==> flow/design.v <==
`timescale 1ns / 1ps
module Rx (
    input  logic        clk_fpga,   
    input  logic        reset,      
    input  logic        RxD,       
    output logic [7:0]  RxData,
    output logic        data_valid      
);
    parameter int clk_freq    = 100_000_000;
    parameter int baud_rate   = 115200;
    parameter int div_sample  = 4;    
    parameter int div_counter = clk_freq / (baud_rate * div_sample);
    parameter int mid_sample  = div_sample / 2;
    parameter int div_bit     = 10;   
    typedef enum logic {IDLE=0, RECEIVING=1} state_t;
    state_t state, nextstate;
    logic [3:0]  bit_counter;         
    logic [1:0]  sample_counter;      
    logic [13:0] baudrate_counter;    
    logic [9:0]  rxshift_reg;         
    logic shift;
    logic clear_bitcounter, inc_bitcounter;
    logic clear_samplecounter, inc_samplecounter;
    assign RxData = rxshift_reg[8:1];    
    always_ff @(posedge clk_fpga or posedge reset) begin
        if (reset) begin
            state            <= IDLE;
            bit_counter      <= '0;
            sample_counter   <= '0;
            baudrate_counter <= '0;
            rxshift_reg      <= '0;
            data_valid       <= 1'b0;
        end else begin
            data_valid <= 1'b0;     
            baudrate_counter <= baudrate_counter + 1;
            if (baudrate_counter >= div_counter - 1) begin
                baudrate_counter <= 0;
                state <= nextstate;
                if (shift)
                    rxshift_reg <= {RxD, rxshift_reg[9:1]};
                if (clear_samplecounter)
                    sample_counter <= 0;
                else if (inc_samplecounter)
                    sample_counter <= sample_counter + 1;
                if (clear_bitcounter)
                    bit_counter <= 0;
                else if (inc_bitcounter)
                    bit_counter <= bit_counter + 1;
                if (state == RECEIVING &&
                    bit_counter == div_bit - 1 &&
                    sample_counter == div_sample - 1) begin
                    data_valid <= 1'b1;
                end
            end
        end
    end
    always_comb begin
        shift               = 1'b0;
        clear_samplecounter = 1'b0;
        inc_samplecounter   = 1'b0;
        clear_bitcounter    = 1'b0;
        inc_bitcounter      = 1'b0;
        nextstate           = state;
        case (state)
            IDLE: begin
                if (!RxD) begin
                    nextstate           = RECEIVING;
                    clear_bitcounter    = 1'b1;
                    clear_samplecounter = 1'b1;
                end
            end
            RECEIVING: begin
                nextstate = RECEIVING;
                if (sample_counter == mid_sample - 1)
                    shift = 1'b1;
                if (sample_counter == div_sample - 1) begin
                    inc_bitcounter     = 1'b1;
                    clear_samplecounter= 1'b1;
                    if (bit_counter == div_bit - 1)
                        nextstate = IDLE;
                end else begin
                    inc_samplecounter = 1'b1;
                end
            end
            default: nextstate = IDLE;
        endcase
    end
endmodule
module Tx #(
    parameter integer CLOCK_FREQ = 100_000_000,
    parameter integer BAUD_RATE  = 115200
) (
    input  logic        clk,
    input  logic        reset,
    input  logic        ready,       
    input  logic [7:0]  tx_data,
    output logic        TxD,
    output logic        tdre         
);
    localparam integer CYCLES_PER_BIT = (CLOCK_FREQ + BAUD_RATE - 1) / BAUD_RATE;  
    localparam integer BAUD_MAX       = (CYCLES_PER_BIT > 0) ? (CYCLES_PER_BIT - 1) : 0;
    localparam integer BAUD_CNT_WIDTH = $clog2(BAUD_MAX + 1);
    typedef enum logic [1:0] {
        S_MARK,    
        S_START,   
        S_DATA,    
        S_STOP     
    } state_t;
    state_t state, next_state;
    logic [7:0] txbuff;
    logic [2:0] bit_count;
    logic [BAUD_CNT_WIDTH-1:0] baud_count;
    logic ready_sync;
    always_ff @(posedge clk or posedge reset) begin
        if (reset)
            ready_sync <= 1'b0;
        else
            ready_sync <= ready;
    end
    always_ff @(posedge clk or posedge reset) begin
        if (reset)
            state <= S_MARK;
        else
            state <= next_state;
    end
    always_comb begin
        next_state = state;
        case (state)
            S_MARK: begin
                if (ready_sync && tdre)
                    next_state = S_START;
            end
            S_START: begin
                if (baud_count == BAUD_MAX)
                    next_state = S_DATA;
            end
            S_DATA: begin
                if ((baud_count == BAUD_MAX) && (bit_count == 3'd7))
                    next_state = S_STOP;
            end
            S_STOP: begin
                if (baud_count == BAUD_MAX)
                    next_state = S_MARK;
            end
            default: next_state = S_MARK;
        endcase
    end
    always_ff @(posedge clk or posedge reset) begin
        if (reset) begin
            TxD        <= 1'b1;
            tdre       <= 1'b1;
            baud_count <= '0;
            bit_count  <= '0;
            txbuff     <= '0;
        end else begin
            case (state)
                S_MARK: begin
                    TxD        <= 1'b1;
                    baud_count <= '0;
                    bit_count  <= '0;
                    if (ready_sync && tdre) begin
                        txbuff <= tx_data;   
                        tdre   <= 1'b0;      
                    end else begin
                        tdre   <= 1'b1;      
                    end
                end
                S_START: begin
                    TxD <= 1'b0;  
                    if (baud_count == BAUD_MAX) begin
                        baud_count <= '0;
                    end else begin
                        baud_count <= baud_count + 1;
                    end
                end
                S_DATA: begin
                    TxD <= txbuff[0];  
                    if (baud_count == BAUD_MAX) begin
                        baud_count <= '0;
                        txbuff    <= {1'b0, txbuff[7:1]};
                        bit_count <= bit_count + 1;
                    end else begin
                        baud_count <= baud_count + 1;
                    end
                end
                S_STOP: begin
                    TxD <= 1'b1;  
                    if (baud_count == BAUD_MAX) begin
                        baud_count <= '0;
                        tdre       <= 1'b1;  
                    end else begin
                        baud_count <= baud_count + 1;
                    end
                end
                default: begin
                    TxD        <= 1'b1;
                    tdre       <= 1'b1;
                    baud_count <= '0;
                    bit_count  <= '0;
                end
            endcase
        end
    end
endmodule
`timescale 1ns / 1ps
module command_parser (
    input  logic clk,
    input  logic reset,
    input  logic [7:0] rx_byte,
    input  logic       rx_valid,
    input  logic       cmd_ack,
    output logic       cmd_ready,
    output logic       seq_sel,    
    output logic [7:0] n_value
);
    typedef enum logic [2:0] {
        S_WAIT_LETTER,
        S_WAIT_COMMA,
        S_WAIT_NUM1,
        S_WAIT_LF,
        S_DONE
    } pstate_t;
    pstate_t state;
    logic [7:0] tens;
    logic       got_two_digits;
    assign cmd_ready = (state == S_DONE);
    always_ff @(posedge clk or posedge reset) begin
        if (reset) begin
            state          <= S_WAIT_LETTER;
            seq_sel        <= 1'b0;
            n_value        <= 8'd0;
            tens           <= 8'd0;
            got_two_digits <= 1'b0;
        end else begin
            if (cmd_ack && state == S_DONE) begin
                state <= S_WAIT_LETTER;
            end else if (rx_valid) begin
                unique case (state)
                    S_WAIT_LETTER: begin
                        if (rx_byte == "P") begin
                            seq_sel <= 1'b0;
                            state   <= S_WAIT_COMMA;
                        end else if (rx_byte == "M") begin
                            seq_sel <= 1'b1;
                            state   <= S_WAIT_COMMA;
                        end else begin
                            state <= S_WAIT_LETTER;  
                        end
                    end
                    S_WAIT_COMMA: begin
                        if (rx_byte == ",")
                            state <= S_WAIT_NUM1;
                        else
                            state <= S_WAIT_LETTER;  
                    end
                    S_WAIT_NUM1: begin
                        if (rx_byte >= "0" && rx_byte <= "9") begin
                            tens           <= rx_byte - "0";
                            got_two_digits <= 1'b0;
                            state          <= S_WAIT_LF;
                        end else begin
                            state <= S_WAIT_LETTER;
                        end
                    end
                    S_WAIT_LF: begin
                        if (rx_byte >= "0" && rx_byte <= "9") begin
                            n_value        <= (tens * 10) + (rx_byte - "0");
                            got_two_digits <= 1'b1;
                        end else if (rx_byte == "\n" || rx_byte == 8'h0D) begin
                            if (!got_two_digits)
                                n_value <= tens;
                            state <= S_DONE;
                        end
                    end
                    S_DONE: begin
                        state <= S_DONE;
                    end
                    default: state <= S_WAIT_LETTER;
                endcase
            end
        end
    end
endmodule
`timescale 1ns / 1ps
module padovan_unit (
    input  logic        clk,
    input  logic        reset,
    input  logic        start,
    input  logic [7:0]  n,
    output logic [31:0] result,
    output logic        done
);
    typedef enum logic [1:0] {IDLE, INIT, LOOP, FINISH} state_t;
    state_t state;
    logic [31:0] p0, p1, p2;
    logic [7:0]  i;
    always_ff @(posedge clk or posedge reset) begin
        if (reset) begin
            state  <= IDLE;
            result <= 32'd0;
            done   <= 1'b0;
        end else begin
            done <= 1'b0;
            case (state)
                IDLE: begin
                    if (start)
                        state <= INIT;
                end
                INIT: begin
                    p0 <= 32'd1;
                    p1 <= 32'd1;
                    p2 <= 32'd1;
                    i  <= 8'd3;
                    if (n == 0 || n == 1 || n == 2) begin
                        result <= 32'd1;
                        state  <= FINISH;
                    end else begin
                        state <= LOOP;
                    end
                end
                LOOP: begin
                    if (i <= n) begin
                        logic [31:0] new_p;
                        new_p = p0 + p1;
                        p0 <= p1;
                        p1 <= p2;
                        p2 <= new_p;
                        i  <= i + 1;
                        if (i == n) begin
                            result <= new_p;
                            state  <= FINISH;
                        end
                    end
                end
                FINISH: begin
                    done  <= 1'b1;
                    state <= IDLE;
                end
            endcase
        end
    end
endmodule
`timescale 1ns / 1ps
module moser_unit (
    input  logic        clk,
    input  logic        reset,
    input  logic        start,
    input  logic [7:0]  n,
    output logic [31:0] result,
    output logic        done
);
    typedef enum logic [1:0] {IDLE, RUN, FINISH} state_t;
    state_t state;
    logic [7:0]  n_work;
    logic [31:0] acc;
    logic [2:0]  pos;
    always_ff @(posedge clk or posedge reset) begin
        if (reset) begin
            state  <= IDLE;
            result <= 32'd0;
            done   <= 1'b0;
        end else begin
            done <= 1'b0;
            case (state)
                IDLE: begin
                    if (start) begin
                        if (n == 0) begin
                            result <= 32'd0;
                            state  <= FINISH;
                        end else begin
                            n_work <= n;
                            acc    <= 32'd0;
                            pos    <= 3'd0;
                            state  <= RUN;
                        end
                    end
                end
                RUN: begin
                    if (n_work != 0) begin
                        acc    <= acc | ({31'd0, n_work[0]} << {pos, 1'b0});
                        pos    <= pos + 3'd1;
                        n_work <= n_work >> 1;
                    end else begin
                        result <= acc;
                        state  <= FINISH;
                    end
                end
                FINISH: begin
                    done  <= 1'b1;
                    state <= IDLE;
                end
            endcase
        end
    end
endmodule
`timescale 1ns / 1ps
module top_cmd_uart #(
    parameter integer CLOCK_FREQ = 100_000_000,
    parameter integer BAUD_RATE  = 115200
)(
    input  logic       clk,
    input  logic       reset,
    input  logic       RxD,
    output logic       TxD,
    output logic [7:0] led
);
    logic [7:0] rx_byte;
    logic       rx_valid;
    Rx #(
        .clk_freq  (CLOCK_FREQ),
        .baud_rate (BAUD_RATE)
    ) u_rx (
        .clk_fpga   (clk),
        .reset      (reset),
        .RxD        (RxD),
        .RxData     (rx_byte),
        .data_valid (rx_valid)
    );
    logic [7:0] tx_data;
    logic       tx_start;
    logic       tx_free;
    Tx #(
        .CLOCK_FREQ (CLOCK_FREQ),
        .BAUD_RATE  (BAUD_RATE)
    ) u_tx (
        .clk    (clk),
        .reset  (reset),
        .ready  (tx_start),
        .tx_data(tx_data),
        .TxD    (TxD),
        .tdre   (tx_free)
    );
    logic       cmd_ready;
    logic       seq_sel;      
    logic [7:0] n_value;
    logic       cmd_ack;
    command_parser u_parser (
        .clk      (clk),
        .reset    (reset),
        .rx_byte  (rx_byte),
        .rx_valid (rx_valid),
        .cmd_ack  (cmd_ack),
        .cmd_ready(cmd_ready),
        .seq_sel  (seq_sel),
        .n_value  (n_value)
    );
    logic        pad_start, pad_done;
    logic [31:0] pad_res;
    padovan_unit u_pad (
        .clk    (clk),
        .reset  (reset),
        .start  (pad_start),
        .n      (n_value),
        .result (pad_res),
        .done   (pad_done)
    );
    logic        mos_start, mos_done;
    logic [31:0] mos_res;
    moser_unit u_mos (
        .clk    (clk),
        .reset  (reset),
        .start  (mos_start),
        .n      (n_value),
        .result (mos_res),
        .done   (mos_done)
    );
    typedef enum logic [2:0] {
        S_WAIT_CMD,
        S_START_CALC,
        S_WAIT_CALC,
        S_SEND_B0,
        S_SEND_B1,
        S_SEND_B2,
        S_SEND_B3
    } main_state_t;
    main_state_t state;
    logic [31:0] result_reg;
    logic        tx_wait;    
    assign cmd_ack = (state == S_START_CALC);
    assign pad_start = (state == S_START_CALC) && (cmd_ready) && (seq_sel == 1'b0);
    assign mos_start = (state == S_START_CALC) && (cmd_ready) && (seq_sel == 1'b1);
    assign led = rx_byte;
    always_ff @(posedge clk or posedge reset) begin
        if (reset) begin
            state    <= S_WAIT_CMD;
            tx_data  <= 8'd0;
            tx_start <= 1'b0;
            result_reg <= 32'd0;
            tx_wait  <= 1'b0;
        end else begin
            tx_start <= 1'b0;  
            if (tx_wait && !tx_free)
                tx_wait <= 1'b0;
            case (state)
                S_WAIT_CMD: begin
                    if (cmd_ready) begin
                        state <= S_START_CALC;
                    end
                end
                S_START_CALC: begin
                    state <= S_WAIT_CALC;
                end
                S_WAIT_CALC: begin
                    if (!seq_sel && pad_done) begin
                        result_reg <= pad_res;
                        state      <= S_SEND_B0;
                    end else if (seq_sel && mos_done) begin
                        result_reg <= mos_res;
                        state      <= S_SEND_B0;
                    end
                end
                S_SEND_B0: begin
                    if (tx_free && !tx_wait) begin
                        tx_data  <= result_reg[31:24];
                        tx_start <= 1'b1;
                        tx_wait  <= 1'b1;
                        state    <= S_SEND_B1;
                    end
                end
                S_SEND_B1: begin
                    if (tx_free && !tx_wait) begin
                        tx_data  <= result_reg[23:16];
                        tx_start <= 1'b1;
                        tx_wait  <= 1'b1;
                        state    <= S_SEND_B2;
                    end
                end
                S_SEND_B2: begin
                    if (tx_free && !tx_wait) begin
                        tx_data  <= result_reg[15:8];
                        tx_start <= 1'b1;
                        tx_wait  <= 1'b1;
                        state    <= S_SEND_B3;
                    end
                end
                S_SEND_B3: begin
                    if (tx_free && !tx_wait) begin
                        tx_data  <= result_reg[7:0];
                        tx_start <= 1'b1;
                        tx_wait  <= 1'b1;
                        state    <= S_WAIT_CMD;  
                    end
                end
                default: state <= S_WAIT_CMD;
            endcase
        end
    end
endmodule
Reports on top_cmd_uart
The steps from the RTL of top_cmd_uart to its reports follow in flow order.
Lines are those of the file above, counted from 1.
Cell names lack the library's common part.
The mark -- stands for no value.
- top: top_cmd_uart
- clock input: clk
- library: sky130hd
- corner: tt_025C_1v80

Word-level counts
Source: Yosys, flattened and elaborated, memories not mapped. Widths are those after wreduce. Registers that Yosys merges into a memory's read port (data or address) are not register bits. Print and check cells do not count.
- noted cells after elaboration: 288
- noted output and inout port bits: 9
- register bits after elaboration at 341
- add/subtract/negate cells at 11
- order comparisons: 4
- shifts and indexed selects at 1
- muxes and demuxes: 111
- eq/ne operators at 56
- noted bitwise gates (word level): 5
- reductions and logical operators at 63
- multiply operators at 1
- operator list (cell ; count):
    2-to-1 mux 32 bit ; 14
    parallel mux 32 bit (select 2 bit) ; 6
    2-to-1 mux 8 bit ; 13
    2-to-1 mux 3 bit ; 16
    parallel mux 8 bit (select 2 bit) ; 3
    << shifter 1 x 4 -> 32 bit ; 1
    adder 32 bit ; 1
    bitwise OR 32 bit ; 1
    parallel mux 8 bit (select 4 bit) ; 1
    2-to-1 mux 2 bit ; 14
    inequality test 2 x 1 -> 1 bit (second input constant) ; 13
    AND reduction 4 bit ; 6
    multiplier 8 x 3 -> 7 bit (second input constant) ; 1
    2-to-1 mux 1 bit ; 23
    nonzero test 2 bit ; 11
    parallel mux 3 bit (select 7 bit) ; 1
    AND reduction 5 bit ; 4
    parallel mux 10 bit (select 2 bit) ; 1
    inequality test 2 bit (second input constant) ; 9
    equality test 8 x 4 -> 1 bit (second input constant) ; 2
    subtractor 8 x 6 -> 8 bit (second input constant) ; 2
    equality test 8 x 7 -> 1 bit (second input constant) ; 2
    parallel mux 2 bit (select 4 bit) ; 2
    parallel mux 1 bit (select 2 bit) ; 8
    equality test 3 bit (second input constant) ; 5
    parallel mux 3 bit (select 5 bit) ; 1
    adder 14 x 1 -> 14 bit (second input constant) ; 1
    >= comparator 14 x 8 -> 1 bit (second input constant) ; 1
Other operator kinds: 44; their cells: 89.

Depth
Yosys ltp: most cells in a row. Word level: on the elaborated netlist, between registers, memories and ports. Mapped: between sequential cells and ports; inverters and the memories' decode and read muxes count.
- noted word-level depth: 7
- ABC_AREA at 0
- gate-level depth with buffers: 12
- mapped depth without buffers at 12

After synthesis
Yosys stat after the flow's synthesis: flattened, memories mapped to cells. It holds for the ABC_AREA given above (unset counts as 0); a run with the other value may have another netlist.
- chip area (Yosys) at 14692.8 um^2
- noted flip-flops: 303
- noted standard cells after synthesis: 1348
- cell types (cell type ; count ; area in all (um^2)):
    dfrtp_1 ; 173 ; 4.33E+03
    edfxtp_1 ; 123 ; 3.69E+03
    ha_1 ; 73 ; 913.376
    and2_1 ; 89 ; 556.784
    nor2_1 ; 125 ; 469.2
    nand2_1 ; 118 ; 442.925
    o21ai_0 ; 84 ; 420.403
    a22o_1 ; 44 ; 385.37
    xnor2_1 ; 40 ; 350.336
    a21oi_1 ; 62 ; 310.298
    mux2_2 ; 22 ; 247.738
    inv_1 ; 63 ; 236.477
    clkbuf_1 ; 52 ; 195.187
    nand3_1 ; 37 ; 185.178
    dfstp_2 ; 7 ; 183.926
    xor2_1 ; 20 ; 175.168
    a31oi_1 ; 22 ; 137.632
    a21o_1 ; 13 ; 97.594
Not listed: further types 45, cells in them 181.
By module: a second synthesis without flattening, with its own total; a netlist apart from the flattened one above.
- cell total of the unflattened synthesis: 1357
- area total of the unflattened synthesis at 15778.9 um^2
Each row is one instance without its submodules.
- by module (module ; cells ; instances ; area (um^2)):
    padovan_unit ; 635 ; 1 ; 7265.7
    top_cmd_uart ; 197 ; 1 ; 2542.4
    command_parser ; 164 ; 1 ; 1631.6
    moser_unit ; 126 ; 1 ; 1525.2
    Rx ; 119 ; 1 ; 1451.4
    Tx ; 116 ; 1 ; 1362.6

Worst setup path after synthesis
Path of least setup slack by OpenSTA after synthesis, without wires, with an ideal clock, recovery checks aside; 20% of the period is set as input and as output delay. Where synthesis merged equal registers, the netlist keeps one of their names.
- kind: input port to flip-flop
- start: input reset
- end: register u_pad.i[0]
- arrival time: 9.858 ns
- launch time at the first pin at 2.000 ns
- path delay: 8.611 ns
- library setup time at 0.753 ns
- noted path slack: -0.611 ns
- noted period: 10.0 ns
- stages: 1
- synthesis period reached: 10.611 ns
"path delay" is the arrival time less input delay plus setup time.
"stages" counts driving pins, that of a launching flip-flop among them; a cell with two outputs on the path counts twice.
"synthesis period reached" is the clock period less the worst setup slack; recovery checks do not enter. This is arithmetic on one report: input and output delays are still those of the set period (20% each).
Between the ends stands the longest chain of elaborated cells between them, by number of cells; it is not shown to be the way that was timed. Of several equally long chains one is given.
Each line given opens the expression or statement behind the cell; cells for indexed reads and writes are added by Yosys, which also makes memories of some case tables.
- cells stage by stage: a311oi_1
- length of the longest elaborated chain at 2
- noted elaborated cells between the ends (all ways): 2
- source lines of those cells: 0
- those cells by class: logic: 1; reduce/logical: 1
- RTL lines, path post-synthesis (element ; RTL line ; RTL):
    start: declaration ; 402 ; input  logic       reset,
    NOT 1 bit ; -- ;
    AND reduction 3 bit ; -- ;
    end: assignment ; 313 ; i  <= 8'd3;
    end: assignment ; 328 ; i  <= i + 1;
    end: declaration ; 296 ; logic [7:0]  i;

Worst path after layout
From the final timing report of run A: the path of least setup slack in the routed layout; clock arrival at registers is part of the times.
- kind: input port to flip-flop
- start: input reset
- end: register u_pad.p1[31]
- launch time at the first pin at 2.00 ns
- library setup time at 0.37 ns
- noted path slack: 6.00 ns
- noted period: 10.0 ns
- arrival time: 4.14 ns
- stages: 4
Between the ends stands the longest chain of elaborated cells between them, by number of cells; it is not shown to be the way that was timed. Of several equally long chains one is given.
- cells stage by stage: clkdlybuf4s50_1 -> a311oi_4 -> buf_4 -> buf_4
- length of the longest elaborated chain at 2
- noted elaborated cells between the ends (all ways): 2
- source lines of those cells: 0
- those cells by class: logic: 1; reduce/logical: 1
- RTL lines, path post-layout (element ; RTL line ; RTL):
    start: declaration ; 402 ; input  logic       reset,
    NOT 1 bit ; -- ;
    AND reduction 3 bit ; -- ;
    end: assignment ; 311 ; p1 <= 32'd1;
    end: assignment ; 326 ; p1 <= p2;
    end: declaration ; 295 ; logic [31:0] p0, p1, p2;

==> results <==
Flow measurements of top_cmd_uart on sky130hd: 2 stored runs with different settings, listed in no order. Input and output delays are each 20% of the period that was set; the output load is 0.01 pF.
By "critical path time" is meant the share of the clock period that the worst setup path is allowed (20% is reserved at inputs, 20% at outputs), minus its slack. Clock arrival times at its registers enter into it.

Run A

==> flow/run.sh <==
#!/bin/bash
# the make line also repeats the synthesis and layout settings of config.mk as NAME=value (left out here)
make -C /OpenROAD-flow-scripts/flow DESIGN_CONFIG=/design/flow/config.mk WORK_HOME=/design/flow/orfs CLKGATE_MAP_FILE= finish
==> flow/config.mk <==
export PLATFORM = sky130hd
export DESIGN_NAME = top_cmd_uart
export DESIGN_NICKNAME = top_cmd_uart
export VERILOG_FILES = /design/flow/design.v
export SDC_FILE = /design/flow/constraint.sdc
export NUM_CORES = 4
export LEC_CHECK = 0
export CAP_MARGIN = 20
export CORE_MARGIN = 2
export CORE_UTILIZATION = 40
export SLEW_MARGIN = 20
==> flow/constraint.sdc <==
create_clock -name core_clock -period 10.0 [get_ports {clk}]
set_input_delay 2.0000 -clock core_clock [delete_from_list [all_inputs] [get_ports {clk}]]
set_output_delay 2.0000 -clock core_clock [all_outputs]
set_load 0.01 [all_outputs]

Measured in run A:
- critical path time at 2.00 ns
- type of the worst setup path: input port to flip-flop
- worst hold slack in the final report at 0.344 ns
- die outline area: 38280.9 um^2
- standard-cell area after routing: 16512.1 um^2
- synthesis area at 14692.8 um^2
- noted the setup slack of the critical path: 5.996 ns

Run B

==> flow/run.sh <==
#!/bin/bash
# the make line also repeats the synthesis and layout settings of config.mk as NAME=value (left out here)
make -C /OpenROAD-flow-scripts/flow DESIGN_CONFIG=/design/flow/config.mk WORK_HOME=/design/flow/orfs CLKGATE_MAP_FILE= finish
==> flow/config.mk <==
export PLATFORM = sky130hd
export DESIGN_NAME = top_cmd_uart
export DESIGN_NICKNAME = top_cmd_uart
export VERILOG_FILES = /design/flow/design.v
export SDC_FILE = /design/flow/constraint.sdc
export NUM_CORES = 4
export LEC_CHECK = 0
export CAP_MARGIN = 20
export CORE_MARGIN = 2
export CORE_UTILIZATION = 67
export SLEW_MARGIN = 20
==> flow/constraint.sdc <==
create_clock -name core_clock -period 4.05 [get_ports {clk}]
set_input_delay 0.8100 -clock core_clock [delete_from_list [all_inputs] [get_ports {clk}]]
set_output_delay 0.8100 -clock core_clock [all_outputs]
set_load 0.01 [all_outputs]

Measured in run B:
- critical path time at 3.02 ns
- type of the worst setup path: flip-flop to flip-flop
- worst hold slack in the final report at 0.352 ns
- die outline area: 23129.8 um^2
- standard-cell area after routing: 16099.2 um^2
- synthesis area at 14692.8 um^2
- noted the setup slack of the critical path: 1.033 ns
